==> flow/design.v <==
module mult32(input clk,
	      input rst,
	      input en,
	      input [31:0] a,
	      input [31:0] b,
	      output [31:0] z,
				output output_ready);
reg [49:0] temp_out ;
reg s_a, s_b, s_z;
reg [9:0] e_a, e_b, e_z;
reg [23:0] m_a, m_b, m_z;
reg guard, round, lonz;
reg [31:0] Z, temp2;
reg out_ready;
reg [31:0] z_q;
reg out_ready_q;
reg [5:0] diff2;
reg [15:0] val16;
reg [7:0] val8;
reg [3:0] val4;
always@(posedge clk)
begin
	if(rst == 1)
	begin
		Z = 32'd0;
		out_ready = 0;
	end
	else if(en == 0)
	begin
		out_ready = 0;
	end
	else if(en == 1)
	begin 
		s_a = a[31];
		s_b = b[31];
		e_a = a[30:23] - 127;
		e_b = b[30:23] - 127;
		m_a[22:0] = a[22:0];
		m_b[22:0] = b[22:0];
		m_a[23] = 1;
		m_b[23] = 1;
		if((e_a == 128 && m_a[22:0] != 0) || (e_b == 128 && m_b[22:0] != 0))
		begin
			Z[31] = 1;
			Z[30:23] = 8'hff;
			Z[22] = 1;
			Z[21:0] = 0;
			out_ready = 1;
		end
		else if(e_a == 128)
		begin
			if(($signed(e_b) == -127) && (m_b[22:0] == 0))
			begin
				Z[31] = 1;
				Z[30:23] = 8'hff;
				Z[22] = 1;
				Z[21:0] = 0;
				out_ready = 1;
			end
			else
			begin
				Z[31] = s_a ^ s_b;
				Z[30:23] = 8'hff;
				Z[22:0] = 0;
				out_ready = 1;
			end
		end
		else if(e_b == 128)
		begin
			if(($signed(e_a) == -127) && (m_a[22:0] == 0))
			begin
				Z[31] = 1;
				Z[30:23] = 8'hff;
				Z[22] = 1;
				Z[21:0] = 0;
				out_ready = 1;
			end
			else
			begin
				Z[31] = s_a ^ s_b;
				Z[30:23] = 8'hff;
				Z[22:0] = 0;
				out_ready = 1;
			end
		end
		else if($signed(e_a) == -127 && m_a[22:0] == 23'd0)  	
		begin	   
			Z[31] = s_a ^ s_b;
			Z[30:23] = 0;
			Z[22:0] = 0;
			out_ready = 1;
		end
		else if($signed(e_b) == -127 && m_b[22:0] == 23'd0)	
		begin	   
			Z[31] = s_a ^ s_b;
			Z[30:23] = 0;
			Z[22:0] = 0;
			out_ready = 1;
		end
		else
		begin
			s_z = s_a ^ s_b;
			e_z = e_a + e_b + 1;
			temp_out = m_a * m_b * 4;
			m_z = temp_out [49:26];
			guard = temp_out [25];
			round = temp_out [24];
			lonz = (temp_out[23:0] != 0);
			if(m_z[23] == 0)
			begin
				temp2 [23:0] = m_z[23:0];
				temp2 [31:24] = 0;
				if (temp2 == 0)
				begin 
					diff2 = 32;
				end
				else
				begin
    			diff2[5] = 1'b0;
  		  	diff2[4] = (temp2[31:16] == 16'b0);
    			val16 = diff2[4] ? temp2[15:0] : temp2[31:16];
    			diff2[3] = (val16[15:8] == 8'b0);
    			val8 = diff2[3] ? val16[7:0] : val16 [15:8];
    			diff2[2] = (val8[7:4] == 4'b0);
    			val4 = diff2[2] ? val8[3:0] : val8[7:4];
    			diff2[1] = (val4[3:2] == 2'b0);
    			diff2[0] = diff2[1] ? ~val4[1] : ~val4[3];
				end
				m_z = m_z << (diff2 - 8);
				e_z = e_z - (diff2 - 8);
			end
			if (guard && (round | lonz | m_z[0]))
			begin
				m_z = m_z + 1;
				if(m_z == 24'hffffff)
				begin
					e_z = e_z + 1;
				end
			end
			Z[22:0] = m_z [22:0];
			Z[31:23] = e_z [7:0] + 127;	
			Z[31] = s_z;
			if($signed(e_z) < -126)
			begin
				Z[31:0] = 0; 
			end
			if($signed(e_z) == -126 && m_z[23] == 0)
			begin
				Z[30:23] = 0;
			end	
			if($signed(e_z) > 127)
			begin
				Z[22:0] = 0;
				Z[30:23] = 8'hff;
				Z[31] = s_z;
			end
			out_ready = 1;		
		end
	end
	z_q <= Z;
	out_ready_q <= out_ready;
end
assign z = z_q;
assign output_ready = out_ready_q;
endmodule	
module adder32(input clk,
						 input rst,
						 input en,
						 input [31:0] a,
						 input [31:0] b,
						 output [31:0] z,
						 output output_ready);
reg s_a, s_b, s_z;
reg [9:0] e_a, e_b, e_z, e_min, diff;
reg [26:0] m_a, m_b;
reg [23:0] m_z;
reg [27:0] temp;
reg guard, round, lonz;
reg [31:0] Z, temp2;
reg out_ready;
reg [31:0] z_q;
reg out_ready_q;
reg [5:0] diff2;
reg [15:0] val16;
reg [7:0] val8;
reg [3:0] val4;
always@(posedge clk)
begin		
	if(rst == 1)
	begin
		diff = 0;
		diff2 = 0;
		Z = 32'd0;
		out_ready = 0;
		temp = 0;
	end
	else if (en == 0)
	begin
		out_ready = 0;
	end
	else if (en == 1)
	begin
		s_a = a[31];
		s_b = b[31];
		e_a = a[30:23] - 127;
		e_b = b[30:23] - 127;
		m_a[26] = 1;
		m_b[26] = 1;
		m_a [25:3]= a[22:0];
		m_b [25:3]= b[22:0];
		m_a [2:0] = 3'd0;
		m_b [2:0] = 3'd0;
		if((e_a == 128 && m_a[25:0] != 0) || (e_b == 128 && m_b[25:0] != 0))
		begin
			Z[31] = 1;
			Z[30:23] = 8'hff;
			Z[22] = 1;
			Z[21:0] = 0;
			out_ready = 1;
		end
		else if(e_a == 128)
		begin
			Z[31] = s_a;
			Z[30:23] = 8'hff;
			Z[22:0] = 0;
			out_ready = 1;
		end
		else if(e_b == 128)
		begin
			Z[31] = s_b;
			Z[30:23] = 8'hff;
			Z[22:0] = 0;
			out_ready = 1;
		end
		else if(($signed(e_a) == -127 && m_a[25:0] == 0) && ($signed(e_b) == -127 && m_b[25:0] == 0))
		begin	   
			Z[31] = s_a & s_b;
			Z[30:23] = 0;
			Z[22:0] = 0;
			out_ready = 1;
		end
		else if($signed(e_a) == -127 && m_a[25:0] == 0) 	
		begin	   
			Z[31] = s_b;
			Z[30:23] = e_b[7:0] + 127;
			Z[22:0] = m_b[25:3];
			out_ready = 1;
		end
		else if($signed(e_b) == -127 && m_b[25:0] == 0)  	
		begin	   
			Z[31] = s_a;
			Z[30:23] = e_a[7:0] + 127;
			Z[22:0] = m_a[25:3];
			out_ready = 1;
		end
		else if(($signed(e_a) == $signed(e_b)) && (m_a == m_b) && (s_a != s_b))			
		begin
			Z[31] = 0;
			Z[30:23] = 0;
			Z[22:0] = 0;
			out_ready = 1;
		end
		else
		begin
			if($signed(e_a) > $signed(e_b))
			begin
				diff = e_a - e_b;
				e_b = e_b + diff;
				m_b = m_b >> diff;
				m_b[0] = m_b[0] | m_b[1];
			end
			else if ($signed(e_a) < $signed(e_b))
			begin
				diff = e_b - e_a;
				e_a = e_a + diff;
				m_a = m_a >> diff;
				m_a[0] = m_a[0] | m_a[1];
			end
			e_z = e_a;
			if(s_a == s_b)
			begin
				temp = m_a + m_b;
				s_z = s_a;
			end
			else
			begin
				if(m_a >= m_b)
				begin
					temp = m_a - m_b;
					s_z = s_a;
				end
				else
				begin
					temp = m_b - m_a;
					s_z = s_b;
				end
			end
			if(temp[27] == 1)
			begin
				m_z = temp[27:4];
				e_z = e_z + 1;
				guard = temp[3];
				round = temp[2];
				lonz = temp[1] | temp[0];
			end
			else
			begin
				m_z = temp[26:3];
				guard = temp[2];
				round = temp[1];
				lonz = temp[0];
				m_z[0] = guard;
			end
			if(m_z [23] == 0)
			begin
				temp2 [23:0] = m_z;
				temp2 [31:24] = 0;
				if (temp2 == 0)
				begin 
					diff2 = 32;
				end
				else
				begin
    			diff2[5] = 1'b0;
  		  	diff2[4] = (temp2[31:16] == 16'b0);
    			val16 = diff2[4] ? temp2[15:0] : temp2[31:16];
    			diff2[3] = (val16[15:8] == 8'b0);
    			val8 = diff2[3] ? val16[7:0] : val16 [15:8];
    			diff2[2] = (val8[7:4] == 4'b0);
    			val4 = diff2[2] ? val8[3:0] : val8[7:4];
    			diff2[1] = (val4[3:2] == 2'b0);
    			diff2[0] = diff2[1] ? ~val4[1] : ~val4[3];
				end
				m_z = m_z << (diff2 - 8);
				e_z = e_z - (diff2 - 8);
			end
			if(guard && (round | lonz | m_z[0]))
			begin
				m_z = m_z + 1;
				if(m_z == 24'hffffff)
				begin
					e_z = e_z + 1;
				end
			end
			Z[22:0] = m_z [22:0];
			Z[30:23] = e_z[7:0] + 127;	
			Z[31] = s_z;
			if($signed(e_z) < -126)
			begin
				Z[31:0] = 0; 
			end
			if($signed(e_z) == -127 && m_z[23] == 0)
				Z[30:23] = 0;
			if ($signed(e_z) == -127 && m_z[23:0] == 24'h0)
			          Z[31] = 0;  
			if($signed(e_z) > 127)
			begin
				Z[22:0] = 0;
				Z[30:23] = 8'hff;
				Z[31] = s_z;
			end
			out_ready = 1;	
		end
	end
	z_q <= Z;
	out_ready_q <= out_ready;
end
assign z = z_q;
assign output_ready = out_ready_q;
endmodule
module PE (input [31:0] x, input [31:0] w, input [31:0] acc, output reg [31:0] res, input clk, output reg [31:0] wout);
  reg [31:0] S1;
  wire [31:0] addout,multout;
  always @(posedge clk) begin
    res <= addout;
    wout <= w;
  end
mult32 m1(.clk(clk),.en(1'b1),.rst(1'b0),.a(x),.b(w),.z(multout),.output_ready());
adder32 a1(.clk(clk),.en(1'b1),.rst(1'b0),.a(multout),.b(acc),.z(addout),.output_ready());
endmodule
Tool chain data of PE
What the tools print for PE, step after step.
Line numbers count from 1 in the design file above.
Library cell names are shortened.
The mark n/a stands for no value.

design
  design top = PE
  clock = clk
  standard-cell library = sky130hd
  corner = tt_025C_1v80

Word level
Yosys after proc, flatten, opt, wreduce and memory -nomap, before mapping. Memory bits, and registers merged into a memory's read port (data or address), are not among the register bits. Print and check cells are not counted. Equal cells are merged and count once.

storage and ports
  register bits = 128
  bits in latches = 0
  bits in writable memories = 0
  memory bits (read-only) = 0
  clocked read ports x word width = 0
  memories = 0
  input port bits = 97
  output and inout port bits = 64
  elaborated cells = 413

operators by class
  add/sub/neg operators = 25
  $mul = 1
  div/mod/pow operators = 0
  $lt $le $gt $ge = 7
  equality and inequality tests = 16
  shift operators = 4
  multiplexer cells = 295
  bitwise logic cells = 15
  reductions and logical operators = 42

operators by type and width
  operator                                               number
  multiplier 24 x 24 -> 48 bit                           1
  2-to-1 mux 24 bit                                      28
  2-to-1 mux 10 bit                                      47
  2-to-1 mux 23 bit                                      18
  2-to-1 mux 28 bit                                      9
  2-to-1 mux 26 bit                                      9
  2-to-1 mux 27 bit                                      8
  2-to-1 mux 1 bit                                       156
  2-to-1 mux 32 bit                                      4
  2-to-1 mux 8 bit                                       12
  zero test 23 bit                                       4
  nonzero test 23 bit                                    4
  zero test 24 bit                                       3
  << shifter 24 x 32 -> 24 bit                           2
  equality test 10 x 8 -> 1 bit (second input constant)  6
  subtractor 27 x 27 -> 28 bit                           2
  right shift 27 x 10 -> 27 bit                          2
  adder 24 x 1 -> 24 bit (second input constant)         2
  equality test 24 bit (second input constant)           2
  adder 10 x 1 -> 10 bit (second input constant)         4
  subtractor 8 x 7 -> 9 bit (second input constant)      4
  equality test 9 x 8 -> 1 bit (second input constant)   4
  adder 8 x 7 -> 8 bit (second input constant)           4
  zero test 8 bit                                        4
  2-to-1 mux 16 bit                                      2
  adder 27 x 27 -> 28 bit                                1
  >= comparator 27 bit                                   1
  nonzero test 24 bit                                    1

Not listed: further kinds 25, cells in them 61.

Longest topological paths
Yosys ltp: most cells in a row. Word level: on the elaborated netlist, between registers, memories and ports. Mapped: between sequential cells and ports; inverters and the memories' decode and read muxes count.

logic depth
  depth after elaboration = 79
  ABC_AREA = 0
  depth in mapped cells = 74
  gate-level depth less buffers = 65

After synthesis
Source: synth_stat.txt of the flow (Yosys; design flattened, memories mapped). It holds for the ABC_AREA given above (unset counts as 0); a run with the other value may have another netlist.

cells by type
  cell      number  total area (µm²)
  fa_1      489     9.79E+03
  ha_1      317     3.97E+03
  nand2_1   717     2.69E+03
  dfxtp_1   128     2.56E+03
  inv_1     649     2.44E+03
  and2_1    273     1.71E+03
  nor2_1    425     1595.28
  a21oi_1   315     1.58E+03
  xnor2_1   176     1.54E+03
  o21ai_0   225     1126.08
  mux2i_1   106     1.06E+03
  clkbuf_1  262     983.443
  nand3_1   159     795.763
  nor3_1    133     665.638
  a211oi_1  74      555.533
  xor2_1    62      543.021
  a21o_1    70      525.504
  o211ai_1  67      502.982

Other cell types: 112; their cells: 1136.

synthesis totals
  cells in the netlist = 5783
  synthesis area = 43555.5 µm²
  area of sequential cells = 2562.5 µm²
  flip-flops = 128
  buffers = 332

The figures by module come from a second, unflattened synthesis with its own total; it is not the netlist above.

second synthesis, totals
  cell total of the unflattened synthesis = 6136
  area total of the unflattened synthesis = 46320.7 µm²

Each row is one instance without its submodules.

by module
  module   times used  cells  area (µm²)  sequential area (µm²)
  mult32   1           3112   25938.6     660.6
  adder32  1           2958   19093.3     660.6
  PE       1           66     1288.7      1281.2

Path before layout
Source: OpenSTA report_checks on the synthesized netlist (no wires, ideal clock, input and output delay 20% of the period each), path of least setup slack; recovery checks are left aside. Register names are those of the netlist, which keeps one name where synthesis merged equal registers.

timing path post-synthesis
  path type = in2reg
  start = input port acc[27]
  end = register a1.z_q[28]
  clock period = 18.0 ns
  input delay = 3.600 ns
  setup time = 0.058 ns
  time at the first pin = 3.600 ns
  arrival time = 16.735 ns
  required time = 17.942 ns
  setup slack = 1.207 ns
  path delay = 13.193 ns
  stages on the path = 71
  buffers on the path = 9
  synthesis period reached = 16.793 ns

"path delay" is the arrival time less input delay plus setup time.
"stages on the path" counts driving pins, that of a launching flip-flop among them; a cell with two outputs on the path counts twice.
"synthesis period reached" is the clock period less the worst setup slack; recovery checks do not enter. This is arithmetic on one report: input and output delays are still those of the set period (20% each).
The rows between start and end are the longest chain of elaborated cells between them; the timing report does not say that the signal goes this way. Where chains are equally long, one stands for them.
Each line given opens the expression or statement behind the cell; cells for indexed reads and writes are added by Yosys, which also makes memories of some case tables.

on the way, post-synthesis
  path through = buf_2 -> nand2_1 -> nor2_1 -> xnor2_1 -> inv_1 -> ha_1 -> inv_1 -> nor3_1 -> a221o_1 -> o211ai_2 -> a31o_2 -> buf_2 -> nor2_1 -> clkbuf_1 -> buf_1 -> buf_1 -> a21oi_1 -> nand2_1 -> [35 not listed] -> ha_1 -> and2_1 -> and2_1 -> buf_2 -> xnor2_1 -> nand4_1 -> a2111oi_0 -> nand3_1 -> nor3_1 -> xnor2_1 -> inv_1 -> ha_1 -> nand2_1 -> o211a_1 -> a2111oi_2 -> or4_1 -> a31oi_1 -> a211o_1
  length of the longest elaborated chain = 77
  elaborated cells between the ends (all ways) = 239
  classes of those cells = add/sub (14); compare (5); eq/ne (5); shift (3); mux (190); logic (8); reduce/logical (14)

RTL lines, path post-synthesis
  item                           line  RTL
  start: declaration             371   module PE (input [31:0] x, input [31:0] w, input [31:0] acc, output reg [31:0] res, input clk, output reg [31: ...
  subtractor 8 x 7 -> 9 bit      206   e_b = b[30:23] - 127;
  subtractor 9 x 9 -> 10 bit     274   diff = e_b - e_a;
  right shift 27 x 10 -> 27 bit  276   m_a = m_a >> diff;
  OR 1 bit                       277   m_a[0] = m_a[0] | m_a[1];
  2-to-1 mux 1 bit               272   else if ($signed(e_a) < $signed(e_b))
  2-to-1 mux 27 bit              265   if($signed(e_a) > $signed(e_b))
  2-to-1 mux 27 bit              256   else if(($signed(e_a) == $signed(e_b)) && (m_a == m_b) && (s_a != s_b))
  [63 not listed]                n/a
  2-to-1 mux 32 bit              348   if($signed(e_z) < -126)
  2-to-1 mux 8 bit               352   if($signed(e_z) == -127 && m_z[23] == 0)
  2-to-1 mux 8 bit               356   if($signed(e_z) > 127)
  2-to-1 mux 8 bit               256
  2-to-1 mux 8 bit               249   else if($signed(e_b) == -127 && m_b[25:0] == 0)
  2-to-1 mux 8 bit               242   else if($signed(e_a) == -127 && m_a[25:0] == 0)
  2-to-1 mux 8 bit               235   else if(($signed(e_a) == -127 && m_a[25:0] == 0) && ($signed(e_b) == -127 && m_b[25:0] == 0))
  end: assignment                365   z_q <= Z;
  end: declaration               181   reg [31:0] z_q;

Path in the finished layout
Path of least setup slack in the final report of run 1 (OpenROAD, finished layout, wires in). Where an end is a register, its clock arrival counts in the times.

timing path post-layout
  path type = in2reg
  start = input port acc[23]
  end = register a1.z_q[9]
  clock period = 29.2 ns
  input delay = 5.84 ns
  setup time = 0.12 ns
  time at the first pin = 5.84 ns
  arrival time = 25.13 ns
  required time = 29.59 ns
  setup slack = 4.46 ns
  stages on the path = 61
  buffers on the path = 7

The rows between start and end are the longest chain of elaborated cells between them; the timing report does not say that the signal goes this way. Where chains are equally long, one stands for them.

on the way, post-layout
  path through = clkdlybuf4s50_1 -> nand3_2 -> xnor2_1 -> ha_1 -> inv_1 -> o22ai_1 -> a221o_1 -> o211ai_2 -> a31oi_4 -> buf_4 -> and3_1 -> nor2_2 -> buf_4 -> nor2_1 -> a31o_2 -> a21oi_1 -> or2_2 -> nor3_1 -> [25 not listed] -> nor3_2 -> o211ai_2 -> a21oi_2 -> buf_4 -> inv_2 -> nor2_1 -> nor2_1 -> o21ai_2 -> a32o_1 -> o2111ai_1 -> o21ai_0 -> nand2_1 -> or3_4 -> a32oi_2 -> a211o_1 -> a31o_2 -> o2111ai_1 -> a211oi_1
  length of the longest elaborated chain = 75
  elaborated cells between the ends (all ways) = 232
  classes of those cells = add/sub (12); compare (5); eq/ne (4); shift (3); mux (188); logic (7); reduce/logical (13)

RTL lines, path post-layout
  item                           line  RTL
  start: declaration             371   module PE (input [31:0] x, input [31:0] w, input [31:0] acc, output reg [31:0] res, input clk, output reg [31: ...
  subtractor 8 x 7 -> 9 bit      206   e_b = b[30:23] - 127;
  subtractor 9 x 9 -> 10 bit     274   diff = e_b - e_a;
  right shift 27 x 10 -> 27 bit  276   m_a = m_a >> diff;
  OR 1 bit                       277   m_a[0] = m_a[0] | m_a[1];
  2-to-1 mux 1 bit               272   else if ($signed(e_a) < $signed(e_b))
  2-to-1 mux 27 bit              265   if($signed(e_a) > $signed(e_b))
  2-to-1 mux 27 bit              256   else if(($signed(e_a) == $signed(e_b)) && (m_a == m_b) && (s_a != s_b))
  [61 not listed]                n/a
  2-to-1 mux 10 bit              213   if((e_a == 128 && m_a[25:0] != 0) || (e_b == 128 && m_b[25:0] != 0))
  < comparator 10 x 8 -> 1 bit   348   if($signed(e_z) < -126)
  2-to-1 mux 32 bit              348
  2-to-1 mux 23 bit              356   if($signed(e_z) > 127)
  2-to-1 mux 23 bit              256
  2-to-1 mux 23 bit              249   else if($signed(e_b) == -127 && m_b[25:0] == 0)
  2-to-1 mux 23 bit              242   else if($signed(e_a) == -127 && m_a[25:0] == 0)
  end: assignment                365   z_q <= Z;
  end: declaration               181   reg [31:0] z_q;

Add stored flow runs of PE

Top module PE; platform sky130hd; tools Yosys and OpenROAD; 5 stored runs in no particular order. Input and output delays are each 20% of the period that was set; the output load is 0.01 pF.
Among the settings, . means not set for that run.

item                                    run 1     run 2    run 3     run 4    run 5
CAP_MARGIN                              40        20       20        20       10
CELL_PAD_IN_SITES_DETAIL_PLACEMENT      2         0        .         .        .
CELL_PAD_IN_SITES_GLOBAL_PLACEMENT      3         .        .         .        .
CORE_ASPECT_RATIO                       0.59      1.87     .         0.83     .
CORE_MARGIN                             4         2        2         2        5
CORE_UTILIZATION                        17        55       40        48       37
GPL_ROUTABILITY_DRIVEN                  1         .        .         .        .
MAX_ROUTING_LAYER                       met4      .        .         .        .
SLEW_MARGIN                             35        20       20        25       0
period_ns                               29.2      22.2     18.0      15.0     18.0
CTS_CLUSTER_DIAMETER                    .         117      .         .        185
CTS_CLUSTER_SIZE                        .         100      .         .        66
PLACE_DENSITY_LB_ADDON                  .         0.28     .         0.27     .
SETUP_SLACK_MARGIN                      .         2.8      .         -0.31    .
TNS_END_PERCENT                         .         35       .         10       75
ABC_AREA                                .         .        .         0        1
GPL_TIMING_DRIVEN                       .         .        .         1        .
MIN_ROUTING_LAYER                       .         .        .         met1     met1
HOLD_SLACK_MARGIN                       .         .        .         .        -0.08
standard-cell area after routing (µm²)  50373.3   48520.3  50960.1   60450.5  45855.2
post-synthesis cell area (µm²)          43555.5   43555.5  43555.5   43555.5  41771.3
final setup TNS (ns)                    0.000     0.000    0.000     -24.146  0.000
worst setup slack after layout (ns)     4.460     3.280    0.745     -0.617   1.284
area of the die (µm²)                   264654.0  81568.6  111546.0  93176.9  119716.0
utilization in the final report         0.198     0.617    0.47      0.673    0.408
